==> flow/design.v <==
module FDIVIDER(
    input  logic ACLK,
    input  logic RESTN,
    output logic SCLK,
    output logic TICK    
);
logic [3:0]count;
assign TICK = (count == 4'd4) && !SCLK;
always_ff@(posedge ACLK)begin
    if(!RESTN)begin
        count <= 0;
        SCLK <= 0;
    end else begin
        if(count == 4'd4)begin
            count <= 0;
            SCLK <= ~SCLK;
        end else begin
            count <= count +1;
        end
    end
end
endmodule
module FIFO_MANAGER(
    input logic Tx_full,
    input logic SS_full,
    input logic Tx_empty,
    input logic SS_empty,
    output logic FREADY_full,
    output logic FREADY_empty
);
always_comb begin : Full_empty_block
    if(Tx_full | SS_full)begin
        FREADY_full = 0;
    end else begin
        FREADY_full = 1;
    end
    if(Tx_empty | SS_empty) begin
        FREADY_empty = 0;
    end else begin
        FREADY_empty = 1;
    end
end
endmodule
module Async_Tx_FIFO #(
    parameter DATA_WIDTH = 32,
    parameter ADDR_WIDTH = 4  
)(
    input  logic [DATA_WIDTH-1:0] data_in,
    input  logic wr_en,
    input  logic rd_en,
    input  logic ACLK,    
    input  logic SCLK,    
    input  logic rst_n,
    output logic [DATA_WIDTH-1:0] data_out,
    output logic empty,
    output logic full
);
    logic [DATA_WIDTH-1:0] mem [0:(1<<ADDR_WIDTH)-1];
    logic [ADDR_WIDTH:0] wr_ptr_bin, rd_ptr_bin;
    logic [ADDR_WIDTH:0] wr_ptr_gry, rd_ptr_gry;
    logic [ADDR_WIDTH:0] wr_ptr_sync1, wr_ptr_sync2;
    logic [ADDR_WIDTH:0] rd_ptr_sync1, rd_ptr_sync2;
    always_ff @(posedge ACLK) begin
        if (!rst_n) begin
            wr_ptr_bin <= 0;
            wr_ptr_gry <= 0;
        end else if (wr_en && !full) begin
            wr_ptr_bin <= wr_ptr_bin + 1;
            wr_ptr_gry <= ((wr_ptr_bin + 1) >> 1) ^ (wr_ptr_bin + 1);
        end
    end
    always_ff @(posedge ACLK) begin
        if (rst_n && wr_en && !full)
            mem[wr_ptr_bin[ADDR_WIDTH-1:0]] <= data_in;
    end
    always_ff @(posedge ACLK) begin
        if (!rst_n) begin
            rd_ptr_bin <= 0;
            rd_ptr_gry <= 0;
            data_out   <= 0;
        end else if (SCLK && rd_en && !empty) begin
            rd_ptr_bin <= rd_ptr_bin + 1;
            rd_ptr_gry <= ((rd_ptr_bin + 1) >> 1) ^ (rd_ptr_bin + 1);
            data_out   <= mem[rd_ptr_bin[ADDR_WIDTH-1:0]];
        end
    end
    always_ff @(posedge ACLK) begin
        if (!rst_n) begin
            wr_ptr_sync1 <= 0;
            wr_ptr_sync2 <= 0;
        end else if (SCLK) begin
            wr_ptr_sync1 <= wr_ptr_gry;
            wr_ptr_sync2 <= wr_ptr_sync1;
        end
    end
    always_ff @(posedge ACLK) begin
        if (!rst_n) begin
            rd_ptr_sync1 <= 0;
            rd_ptr_sync2 <= 0;
        end else begin
            rd_ptr_sync1 <= rd_ptr_gry;
            rd_ptr_sync2 <= rd_ptr_sync1;
        end
    end
    assign empty = (wr_ptr_sync2 == rd_ptr_gry);
    assign full  = (wr_ptr_gry == {~rd_ptr_sync2[ADDR_WIDTH:ADDR_WIDTH-1], rd_ptr_sync2[ADDR_WIDTH-2:0]});
endmodule
module Async_SS_FIFO #(
    parameter DATA_WIDTH = 32,
    parameter ADDR_WIDTH = 4  
)(
    input  logic [DATA_WIDTH-1:0] data_in,
    input  logic wr_en,
    input  logic rd_en,
    input  logic ACLK,    
    input  logic SCLK,    
    input  logic rst_n,
    output logic [DATA_WIDTH-1:0] data_out,
    output logic empty,
    output logic full
);
    logic [DATA_WIDTH-1:0] mem [0:(1<<ADDR_WIDTH)-1];
    logic [ADDR_WIDTH:0] wr_ptr_bin, rd_ptr_bin;
    logic [ADDR_WIDTH:0] wr_ptr_gry, rd_ptr_gry;
    logic [ADDR_WIDTH:0] wr_ptr_sync1, wr_ptr_sync2;
    logic [ADDR_WIDTH:0] rd_ptr_sync1, rd_ptr_sync2;
    always_ff @(posedge ACLK) begin
        if (!rst_n) begin
            wr_ptr_bin <= 0;
            wr_ptr_gry <= 0;
        end else if (wr_en && !full) begin
            wr_ptr_bin <= wr_ptr_bin + 1;
            wr_ptr_gry <= ((wr_ptr_bin + 1) >> 1) ^ (wr_ptr_bin + 1);
        end
    end
    always_ff @(posedge ACLK) begin
        if (rst_n && wr_en && !full)
            mem[wr_ptr_bin[ADDR_WIDTH-1:0]] <= data_in;
    end
    always_ff @(posedge ACLK) begin
        if (!rst_n) begin
            rd_ptr_bin <= 0;
            rd_ptr_gry <= 0;
            data_out   <= 0;
        end else if (SCLK && rd_en && !empty) begin
            rd_ptr_bin <= rd_ptr_bin + 1;
            rd_ptr_gry <= ((rd_ptr_bin + 1) >> 1) ^ (rd_ptr_bin + 1);
            data_out   <= mem[rd_ptr_bin[ADDR_WIDTH-1:0]];
        end
    end
    always_ff @(posedge ACLK) begin
        if (!rst_n) begin
            wr_ptr_sync1 <= 0;
            wr_ptr_sync2 <= 0;
        end else if (SCLK) begin
            wr_ptr_sync1 <= wr_ptr_gry;
            wr_ptr_sync2 <= wr_ptr_sync1;
        end
    end
    always_ff @(posedge ACLK) begin
        if (!rst_n) begin
            rd_ptr_sync1 <= 0;
            rd_ptr_sync2 <= 0;
        end else begin
            rd_ptr_sync1 <= rd_ptr_gry;
            rd_ptr_sync2 <= rd_ptr_sync1;
        end
    end
    assign empty = (wr_ptr_sync2 == rd_ptr_gry);
    assign full  = (wr_ptr_gry == {~rd_ptr_sync2[ADDR_WIDTH:ADDR_WIDTH-1], rd_ptr_sync2[ADDR_WIDTH-2:0]});
endmodule
module AXI_SLAVE(
    input logic ACLK,
    input logic ARESETN,
    input logic [31:0]AWADDR,
    input logic AWVALID,
    output logic AWREADY,
    input logic [31:0]WDATA,
    input logic WVALID,
    output logic WREADY,
    output logic[1:0]BRESP,
    output logic BVALID,
    input logic BREADY,
    input logic FREADY_full,
    output logic wr_en,
    output logic[31:0]Tx_data_out,
    output logic[31:0]SS_data_out
);
 localparam logic [31:0] Tx_address = 32'h0;
 localparam logic [31:0] SS_address = 32'h2;
 typedef enum logic[1:0]{
    IDEAL,
    DECODE,
    EXECUTE
 } state_t;
typedef enum logic{
    START,
    OK
}phase_t;
logic ready;
logic [31:0]data_buffer_1;
logic [31:0]addr_buffr;
state_t state;
phase_t phase;
logic AWalrt;
logic Walrt;
always_ff@(posedge ACLK)begin : AXI_SLAVE
    if(!ARESETN)begin
        wr_en <= 0;
        state <= IDEAL;
        BRESP <= 2'b00;
        BVALID <= 0;
        Tx_data_out <= 0;
        SS_data_out <= 0;
    end else begin
        wr_en <= 0;
        case(state)
            IDEAL: begin
                BRESP <= 2'b00;
                if(ready) begin
                    state <= DECODE;
                end
            end
            DECODE:begin
                BRESP <= 2'b00;
                case(addr_buffr)
                    Tx_address: begin
                        Tx_data_out <= data_buffer_1;
                        BRESP <= 2'b00;
                    end
                    SS_address: begin
                        SS_data_out <= data_buffer_1;
                        BRESP <= 2'b00;
                    end
                    default: begin
                        BRESP <= 2'b10;
                    end
                endcase
                if(BVALID & BREADY) begin
                    BVALID <= 0;
                    state <= EXECUTE;
                end else begin
                    BVALID <= 1;
                end
            end
            EXECUTE:begin
                BVALID <= 0;
                wr_en <= (addr_buffr == Tx_address);  
                state <= IDEAL;
                BRESP <= 2'b00;
            end
            default: state <= IDEAL;
        endcase
    end
end
always_ff@(posedge ACLK)begin : handshake_block
    if(!ARESETN)begin
        phase <= START;
        ready <= 0;
        AWalrt <= 0;
        Walrt <= 0;
    end else begin
        case(phase)
            START:begin
                if(AWVALID & AWREADY) begin
                    AWalrt <= 1;  
                    addr_buffr <= AWADDR;
                 end
                if(WVALID & WREADY)begin
                    Walrt <= 1;     
                    data_buffer_1 <= WDATA;
                end
                if(AWalrt & Walrt) begin    
                ready <= 1; 
                phase <= OK;
                end
            end
            OK:begin
                ready <= 0;
                AWalrt <= 0;
                Walrt <= 0;
                if(BVALID & BREADY) begin  
                    phase <= START; 
                end
            end
        endcase
    end
end
always_comb begin : ready_block
    if(FREADY_full && (phase == START) && (state == IDEAL) && !wr_en)begin
        AWREADY = !AWalrt;
        WREADY = !Walrt;
    end else begin
        AWREADY = 0;
        WREADY = 0;
    end
end
endmodule
module DATA_BUFFER(
    input logic[31:0] din_1,
    input logic[31:0]din_2,
    input logic go,
    input logic ACLK,
    input logic SCLK,
    input logic ARESETN,
    input logic SRESP,
    output logic DREADY,
    output logic [33:0]dout
);
typedef enum logic[2:0]{
    IDEAL,
    WAIT_FIFO,
    FETCH,
    CONCATENATE,
    VALIDATE
} state_t;
logic [31:0] SS_buffer_1;
logic [1:0] SS_buffer_2;
state_t state;
always_ff@(posedge ACLK) begin : data_fetch_block
    if(!ARESETN)begin
        state <= IDEAL;
        DREADY <= 0;
    end else if(SCLK) begin
        case(state)
            IDEAL:begin
                DREADY <= 0;
                if(go) begin
                    state <= WAIT_FIFO;
                end
            end
            WAIT_FIFO: begin
                state <= FETCH;
            end
            FETCH:begin
                SS_buffer_1 <= din_1;
                SS_buffer_2 <= din_2[1:0];
                state <= CONCATENATE;
            end
            CONCATENATE:begin
                dout <= {SS_buffer_2,SS_buffer_1};
                state <= VALIDATE;
                DREADY <= 1;
            end
            VALIDATE:begin
                if(DREADY & SRESP)begin
                    state <= IDEAL;
                end
            end
            default: state <= IDEAL;
        endcase
    end
end
endmodule
module SPI_MASTER(
    input logic ACLK,
    input logic FSCLK,
    input logic FTICK,
    input logic ARESETN,
    input logic FREADY_empty,
    input logic DREADY,
    input logic [33:0] din,
    output logic go,
    output logic SRESP,
    output logic rd_en,
    output logic[1:0]SS,
    output logic MOSI,
    output logic SCLK,
    input logic MISO
);
typedef enum logic[2:0]{
    IDEAL,
    WAIT_FIFO,
    FETCH,
    START,
    DONE,
    VALIDATE
} state_t;
logic [5:0]count;
logic [31:0] data_buffer_3;
logic [1:0] data_buffer_4;
state_t state;
assign SCLK = (state == START && count != 6'd0) ? FSCLK : 0;
always_ff@(posedge ACLK) begin : main_FSM_block
    if(!ARESETN)begin
        state <= IDEAL;
        count <= 0;
        rd_en <= 0;
        go <= 0;
        SRESP <= 0;
        SS <= 0;
        MOSI <= 0;
    end else if(FTICK) begin
        case(state)
            IDEAL:begin
                go <= 0;
                if(FREADY_empty)begin
                    go <= 1;
                    rd_en <= 1;
                    state <= WAIT_FIFO;
                    count <= 0;
                end
            end
            WAIT_FIFO:begin
                rd_en <= 0;
                go <= 0;
                state <=FETCH;
            end
            FETCH:begin
                if(DREADY) begin
                    data_buffer_3 <= din[31:0];
                    data_buffer_4 <= din[33:32];
                    SS <= din[33:32];
                    state <= START;
                end
            end
            START:begin
                if(count == 6'd32) begin
                    state <= DONE;
                end else begin
                    if(DREADY) begin
                        MOSI <= data_buffer_3[31];
                        data_buffer_3 <= {data_buffer_3[30:0],1'b0};
                        count <= count +1;
                    end
                end
            end
            DONE: begin
                SRESP <= 1;
                state <= VALIDATE;
            end
            VALIDATE:begin
                SRESP <= 0;
                state <= IDEAL;
            end
            default: state <= IDEAL;
        endcase
    end
end
endmodule
module Module_Wrapper (
    input logic ACLK,
    input logic ARESETN,
    input  logic [31:0] AWADDR,
    input  logic AWVALID,
    output logic AWREADY,
    input  logic [31:0] WDATA,
    input  logic WVALID,
    output logic WREADY,
    output logic [1:0] BRESP,
    output logic BVALID,
    input  logic BREADY,
    output logic [1:0] SS,
    output logic MOSI,
    output logic SCLK,
    input  logic MISO
);
    logic sclk_int, sclk_tick;
    logic fready_full, fready_empty;
    logic wr_en, rd_en;
    logic [31:0] tx_data_bus, ss_data_bus;
    logic [31:0] fifo_tx_out, fifo_ss_out;
    logic [33:0] data_to_master;
    logic go, dready, sresp;
    logic tx_full, tx_empty, ss_full, ss_empty;
    FDIVIDER fdiv_inst (
        .ACLK(ACLK),
        .RESTN(ARESETN),
        .SCLK(sclk_int),
        .TICK(sclk_tick)
    );
    AXI_SLAVE axi_inst (
        .ACLK(ACLK),
        .ARESETN(ARESETN),
        .AWADDR(AWADDR), .AWVALID(AWVALID), .AWREADY(AWREADY),
        .WDATA(WDATA), .WVALID(WVALID), .WREADY(WREADY),
        .BRESP(BRESP), .BVALID(BVALID), .BREADY(BREADY),
        .FREADY_full(fready_full),
        .wr_en(wr_en),
        .Tx_data_out(tx_data_bus),
        .SS_data_out(ss_data_bus)
    );
    Async_Tx_FIFO tx_fifo_inst (
        .ACLK(ACLK),
        .SCLK(sclk_tick),
        .rst_n(ARESETN),
        .data_in(tx_data_bus),
        .wr_en(wr_en),
        .rd_en(rd_en),
        .data_out(fifo_tx_out),
        .full(tx_full),
        .empty(tx_empty)
    );
    Async_SS_FIFO ss_fifo_inst (
        .ACLK(ACLK),
        .SCLK(sclk_tick),
        .rst_n(ARESETN),
        .data_in(ss_data_bus),
        .wr_en(wr_en),
        .rd_en(rd_en),
        .data_out(fifo_ss_out),
        .full(ss_full),
        .empty(ss_empty)
    );
    FIFO_MANAGER fifo_mgmt_inst (
        .Tx_full(tx_full), .SS_full(ss_full),
        .Tx_empty(tx_empty), .SS_empty(ss_empty),
        .FREADY_full(fready_full), .FREADY_empty(fready_empty)
    );
    DATA_BUFFER dbuff_inst (
        .din_1(fifo_tx_out), .din_2(fifo_ss_out),
        .go(go), .ACLK(ACLK), .SCLK(sclk_tick), .ARESETN(ARESETN),
        .SRESP(sresp), .DREADY(dready),
        .dout(data_to_master)
    );
    SPI_MASTER master_inst (
        .ACLK(ACLK), .FSCLK(sclk_int), .FTICK(sclk_tick), .ARESETN(ARESETN),
        .FREADY_empty(fready_empty),
        .DREADY(dready), .din(data_to_master),
        .go(go), .SRESP(sresp), .rd_en(rd_en),
        .SS(SS), .MOSI(MOSI), .SCLK(SCLK), .MISO(MISO)
    );
endmodule
Step by step through the tools: Module_Wrapper
The steps from the RTL of Module_Wrapper to its reports follow in flow order.
Lines are those of the file above, counted from 1.
Operators carry their Yosys type and port widths (W data, S select, Z words).
Library cell names are shortened.
{ "design": {"top_module": "Module_Wrapper", "clk_port": "ACLK", "cell_library": "sky130hd", "corner": "tt_025C_1v80"} }

Elaborated design
Source: Yosys, flattened and elaborated, memories not mapped. Widths are those after wreduce. Registers that Yosys merges into a memory's read port (data or address) are not register bits. Print and check cells do not count.
Yosys's memory passes give these memory sizes; they may raise the number of words (mostly to a power of two), join words into wider ones and drop unused or constant bits.
{ "word_totals": {"reg_bits": 342, "mem_bits_rw": 1024, "clocked_rd_ports_x_width": 64, "mem_count": 2, "in_bits": 70} }
{ "memory_table": {"columns": ["memory", "words", "width", "read_ports", "write_ports", "line_no", "text"], "rows": [
  ["ss_fifo_inst.mem", 16, 32, 1, 1, 122, "logic [DATA_WIDTH-1:0] mem [0:(1<<ADDR_WIDTH)-1];"],
  ["tx_fifo_inst.mem", 16, 32, 1, 1, 58, "logic [DATA_WIDTH-1:0] mem [0:(1<<ADDR_WIDTH)-1];"]
]} }
{ "classes": {"add_sub_neg": 6, "n_eq": 30, "n_mux": 46, "bitwise": 17, "reduce_logical": 56} }
{ "op_table": {"columns": ["op", "count"], "rows": [
  ["$mux W32", 5],
  ["$pmux W32 S2", 1],
  ["$eq A32 B2 Y1 const B", 1],
  ["$logic_not A32 Y1", 1],
  ["$pmux W3 S5", 2],
  ["$add A5 B1 Y6 const B", 4],
  ["$reduce_and A3 Y1", 7],
  ["$eq A5 B5 Y1", 4],
  ["$xor A5 B5 Y5", 4],
  ["$mux W6", 3],
  ["$pmux W1 S2", 9],
  ["$ne A2 B1 Y1 const B", 8],
  ["$mux W3", 5],
  ["$reduce_and A2 Y1", 7],
  ["$reduce_bool A2 Y1", 7],
  ["$logic_and A1 B1 Y1", 13],
  ["$mux W1", 13],
  ["$eq A3 B2 Y1 const B", 4],
  ["$pmux W6 S2", 1],
  ["$logic_not A1 Y1", 10],
  ["$eq A3 B3 Y1 const B", 3],
  ["$ne A2 B2 Y1 const B", 4],
  ["$reduce_and A4 Y1", 2],
  ["$pmux W2 S2", 2],
  ["$mux W4", 2],
  ["$reduce_or A2 Y1", 3],
  ["$eq A3 B1 Y1 const B", 2],
  ["$logic_not A3 Y1", 2]
]} }
Not listed: further kinds 15, cells in them 26.

Logic depth
Longest topological path by Yosys (ltp), each cell counted once; first at word level (registers and memories cut), then after technology mapping (sequential cells cut; the memories' decode and read muxes count).
{ "depth": {"ltp_word": 11, "ABC_AREA": 0, "ltp_mapped": 10, "ltp_nobuf": 7} }

After synthesis
Yosys stat after the flow's synthesis: flattened, memories mapped to cells. It holds for the ABC_AREA given above (unset counts as 0); a run with the other value may have another netlist.
{ "mapped": {"cell_count": 1913, "area_um2": 33857.5, "seqArea_um2": 25004.0, "ffs": 895} }
{ "by_type": {"columns": ["type", "count"], "rows": [
  ["edfxtp_1", 708],
  ["dfxtp_1", 187],
  ["mux4_2", 136],
  ["mux2i_1", 94],
  ["nand2_1", 128],
  ["nor2b_1", 66],
  ["mux2_2", 31],
  ["xnor2_1", 38],
  ["a21boi_0", 39],
  ["a22o_1", 32],
  ["a22oi_1", 35],
  ["o21ai_0", 45],
  ["and2_1", 34],
  ["clkbuf_1", 56],
  ["ha_1", 14],
  ["nand3_1", 30],
  ["buf_2", 23],
  ["nor2_1", 28]
]} }
Not listed: further types 43, cells in them 189.
The figures by module come from a second, unflattened synthesis with its own total; it is not the netlist above.
{ "hier_totals": {"cells_unflattened": 3087, "hier_area_um2": 54778.8} }
Each row is one instance without its submodules.
{ "by_module": {"columns": ["mod", "instances", "cells", "mod_area_um2", "seq_area_um2"], "rows": [
  ["Async_SS_FIFO", 1, 1218, 22579.2, 16816.1],
  ["Async_Tx_FIFO", 1, 1218, 22579.2, 16816.1],
  ["AXI_SLAVE", 1, 363, 4852.2, 3403.3],
  ["DATA_BUFFER", 1, 92, 2299.7, 2162.1],
  ["SPI_MASTER", 1, 170, 2223.4, 1321.3],
  ["FDIVIDER", 1, 24, 237.7, 100.1],
  ["FIFO_MANAGER", 1, 2, 7.5, 0.0],
  ["Module_Wrapper", 1, 0, 0.0, 0.0]
]} }

Worst setup path after synthesis
Path of least setup slack by OpenSTA after synthesis, without wires, with an ideal clock, recovery checks aside; 20% of the period is set as input and as output delay. Where synthesis merged equal registers, the netlist keeps one of their names.
{ "synth_path": {"path_kind": "input -> register", "start": "in ARESETN", "end": "mem tx_fifo_inst.mem[3][0]", "period_ns": 7.0, "setup_ns": 0.501, "launch_ns": 1.400, "arrival_time_ns": 5.206, "slack_ns": 1.293, "path_delay_ns": 4.307, "stages": 4, "n_path_buf": 2, "synth_period_reached_ns": 5.707} }
"path_delay_ns" = arrival - input delay + setup time.
"stages": output pins that drive a net of the path, with the launching flip-flop's if there is one; two outputs of one cell count as two.
"synth_period_reached_ns" is the clock period less the worst setup slack; recovery checks do not enter. This is arithmetic on one report: input and output delays are still those of the set period (20% each).
The rows between start and end are the longest chain of elaborated cells between them; the timing report does not say that the signal goes this way. Where chains are equally long, one stands for them.
A line is the first line of the expression or statement that the cell stems from. Yosys adds cells for indexed reads and writes and turns some case tables into memories.
Only ways into the end's enable, where the timed path ends, are counted here.
{ "synth_between": {"path_cell_list": "clkbuf_1 clkbuf_1 nand2_1 nor4_1", "elab_chain_len": 3, "cells_between": 4, "cone_classes": "mux (2); reduce/logical (2)"} }
{ "synth_lines": {"columns": ["element", "line_no", "text"], "rows": [
  ["from (decl)", 443, "input logic ARESETN,"],
  ["$logic_and A1 B1 Y1 x2", 73, "if (rst_n && wr_en && !full)"],
  ["$mux W4", 73, null],
  ["to (decl)", 58, "logic [DATA_WIDTH-1:0] mem [0:(1<<ADDR_WIDTH)-1];"]
]} }

Timing after layout
From the final timing report of job 1: the path of least setup slack in the routed layout; clock arrival at registers is part of the times.
{ "layout_path": {"path_kind": "register -> output", "start": "reg ss_fifo_inst.wr_ptr_gry[1]", "end": "out AWREADY", "period_ns": 2.54, "launch_ns": 0.63, "arrival_time_ns": 2.20, "slack_ns": -0.16, "stages": 8, "n_path_buf": 2} }
The rows between start and end are the longest chain of elaborated cells between them; the timing report does not say that the signal goes this way. Where chains are equally long, one stands for them.
{ "layout_between": {"path_cell_list": "dfxtp_2 xnor2_1 nand2_2 o211ai_1 o21bai_4 buf_6 nor2_4 buf_6", "elab_chain_len": 7, "cells_between": 7, "cone_lines": 3, "cone_classes": "eq/ne (1); mux (2); logic (1); reduce/logical (3)"} }
{ "layout_lines": {"columns": ["element", "line_no", "text"], "rows": [
  ["from (decl)", 124, "logic [ADDR_WIDTH:0] wr_ptr_gry, rd_ptr_gry;"],
  ["from (assign)", 130, "wr_ptr_gry <= 0;"],
  ["from (assign)", 133, "wr_ptr_gry <= ((wr_ptr_bin + 1) >> 1) ^ (wr_ptr_bin + 1);"],
  ["$eq A5 B5 Y1", 170, "assign full  = (wr_ptr_gry == {~rd_ptr_sync2[ADDR_WIDTH:ADDR_WIDTH-1], rd_ptr_sync2[ADDR_WIDTH-2:0]});"],
  ["$or A1 B1 Y1", 32, "if(Tx_full | SS_full)begin"],
  ["$mux W1", 32, null],
  ["$logic_and A1 B1 Y1 x3", 290, "if(FREADY_full && (phase == START) && (state == IDEAL) && !wr_en)begin"],
  ["$mux W1", 290, null],
  ["to (decl)", 446, "output logic AWREADY,"]
]} }

Add stored flow runs of Module_Wrapper

Module Module_Wrapper, platform sky130hd: 6 stored runs of the flow (Yosys, OpenROAD) with differing settings, in no particular order. Input and output delays are each 20% of the period that was set; the output load is 0.01 pF.
"achieved period": clock period set for the run, less the worst setup slack. It is reckoned from that one timing run; input and output delays stay at 20% of the period that was set.
"total power of the final layout": no workload was simulated; the value follows from the tool's default switching activity.

==> job 1: settings <==
{ "CELL_PAD_IN_SITES_GLOBAL_PLACEMENT": 3, "CORE_UTILIZATION": 40, "CTS_CLUSTER_SIZE": 27, "GPL_TIMING_DRIVEN": 0, "HOLD_SLACK_MARGIN": 0.08, "MAX_ROUTING_LAYER": "met4", "MIN_ROUTING_LAYER": "met2", "PLACE_DENSITY_LB_ADDON": 0.01, "SETUP_SLACK_MARGIN": 0.22, "period_ns": 2.54, "CAP_MARGIN": 20, "CORE_MARGIN": 2, "SLEW_MARGIN": 20 }
==> job 1: results <==
netlist area reported by Yosys: 33857.5 µm²
total die area: 86986.7 µm²
standard-cell area after routing: 41878.9 µm²
setup slack of the worst path: -0.163 ns
setup TNS: -0.483 ns
smallest hold slack: 0.380 ns
total power of the final layout: 30652 µW
achieved period: 2.703 ns

==> job 2: settings <==
{ "ABC_AREA": 1, "CELL_PAD_IN_SITES_DETAIL_PLACEMENT": 2, "CELL_PAD_IN_SITES_GLOBAL_PLACEMENT": 3, "CORE_ASPECT_RATIO": 0.57, "CORE_MARGIN": 6, "CORE_UTILIZATION": 15, "CTS_CLUSTER_DIAMETER": 34, "CTS_CLUSTER_SIZE": 51, "GPL_ROUTABILITY_DRIVEN": 1, "GPL_TIMING_DRIVEN": 1, "MAX_ROUTING_LAYER": "met4", "SETUP_SLACK_MARGIN": 1.59, "SLEW_MARGIN": 0, "TNS_END_PERCENT": 95, "period_ns": 7.0, "CAP_MARGIN": 20 }
==> job 2: results <==
netlist area reported by Yosys: 34712.0 µm²
total die area: 243562.0 µm²
standard-cell area after routing: 43912.1 µm²
setup slack of the worst path: 2.617 ns
setup TNS: 0.000 ns
smallest hold slack: 0.413 ns
total power of the final layout: 13274 µW
achieved period: 4.383 ns

==> job 3: settings <==
{ "CORE_UTILIZATION": 40, "period_ns": 7.0, "CAP_MARGIN": 20, "CORE_MARGIN": 2, "SLEW_MARGIN": 20 }
==> job 3: results <==
netlist area reported by Yosys: 33857.5 µm²
total die area: 86986.7 µm²
standard-cell area after routing: 38907.3 µm²
setup slack of the worst path: 3.163 ns
setup TNS: 0.000 ns
smallest hold slack: 0.404 ns
total power of the final layout: 10567 µW
achieved period: 3.837 ns

==> job 4: settings <==
{ "CORE_UTILIZATION": 40, "CTS_CLUSTER_SIZE": 27, "HOLD_SLACK_MARGIN": -0.03, "MAX_ROUTING_LAYER": "met4", "MIN_ROUTING_LAYER": "met2", "PLACE_DENSITY_LB_ADDON": 0.01, "period_ns": 3.4, "CAP_MARGIN": 20, "CORE_MARGIN": 2, "SLEW_MARGIN": 20 }
==> job 4: results <==
netlist area reported by Yosys: 33857.5 µm²
total die area: 86986.7 µm²
standard-cell area after routing: 39658.0 µm²
setup slack of the worst path: 0.194 ns
setup TNS: 0.000 ns
smallest hold slack: 0.418 ns
total power of the final layout: 22743 µW
achieved period: 3.206 ns

==> job 5: settings <==
{ "CELL_PAD_IN_SITES_DETAIL_PLACEMENT": 1, "CELL_PAD_IN_SITES_GLOBAL_PLACEMENT": 3, "CORE_MARGIN": 3, "CORE_UTILIZATION": 40, "CTS_CLUSTER_SIZE": 27, "GPL_ROUTABILITY_DRIVEN": 0, "GPL_TIMING_DRIVEN": 1, "HOLD_SLACK_MARGIN": 0.08, "MAX_ROUTING_LAYER": "met4", "MIN_ROUTING_LAYER": "met2", "PLACE_DENSITY_LB_ADDON": 0.01, "SETUP_SLACK_MARGIN": 0.22, "TNS_END_PERCENT": 35, "period_ns": 5.94, "CAP_MARGIN": 20, "SLEW_MARGIN": 20 }
==> job 5: results <==
netlist area reported by Yosys: 33857.5 µm²
total die area: 88170.4 µm²
standard-cell area after routing: 39384.0 µm²
setup slack of the worst path: 2.080 ns
setup TNS: 0.000 ns
smallest hold slack: 0.413 ns
total power of the final layout: 12993 µW
achieved period: 3.860 ns

==> job 6: settings <==
{ "CELL_PAD_IN_SITES_GLOBAL_PLACEMENT": 1, "CORE_ASPECT_RATIO": 0.57, "CORE_MARGIN": 5, "CORE_UTILIZATION": 48, "CTS_CLUSTER_DIAMETER": 34, "GPL_ROUTABILITY_DRIVEN": 0, "GPL_TIMING_DRIVEN": 0, "MAX_ROUTING_LAYER": "met4", "TNS_END_PERCENT": 95, "period_ns": 7.0, "CAP_MARGIN": 20, "SLEW_MARGIN": 20 }
==> job 6: results <==
netlist area reported by Yosys: 33857.5 µm²
total die area: 76160.1 µm²
standard-cell area after routing: 40412.5 µm²
setup slack of the worst path: 2.255 ns
setup TNS: 0.000 ns
smallest hold slack: 0.411 ns
total power of the final layout: 11386 µW
achieved period: 4.745 ns
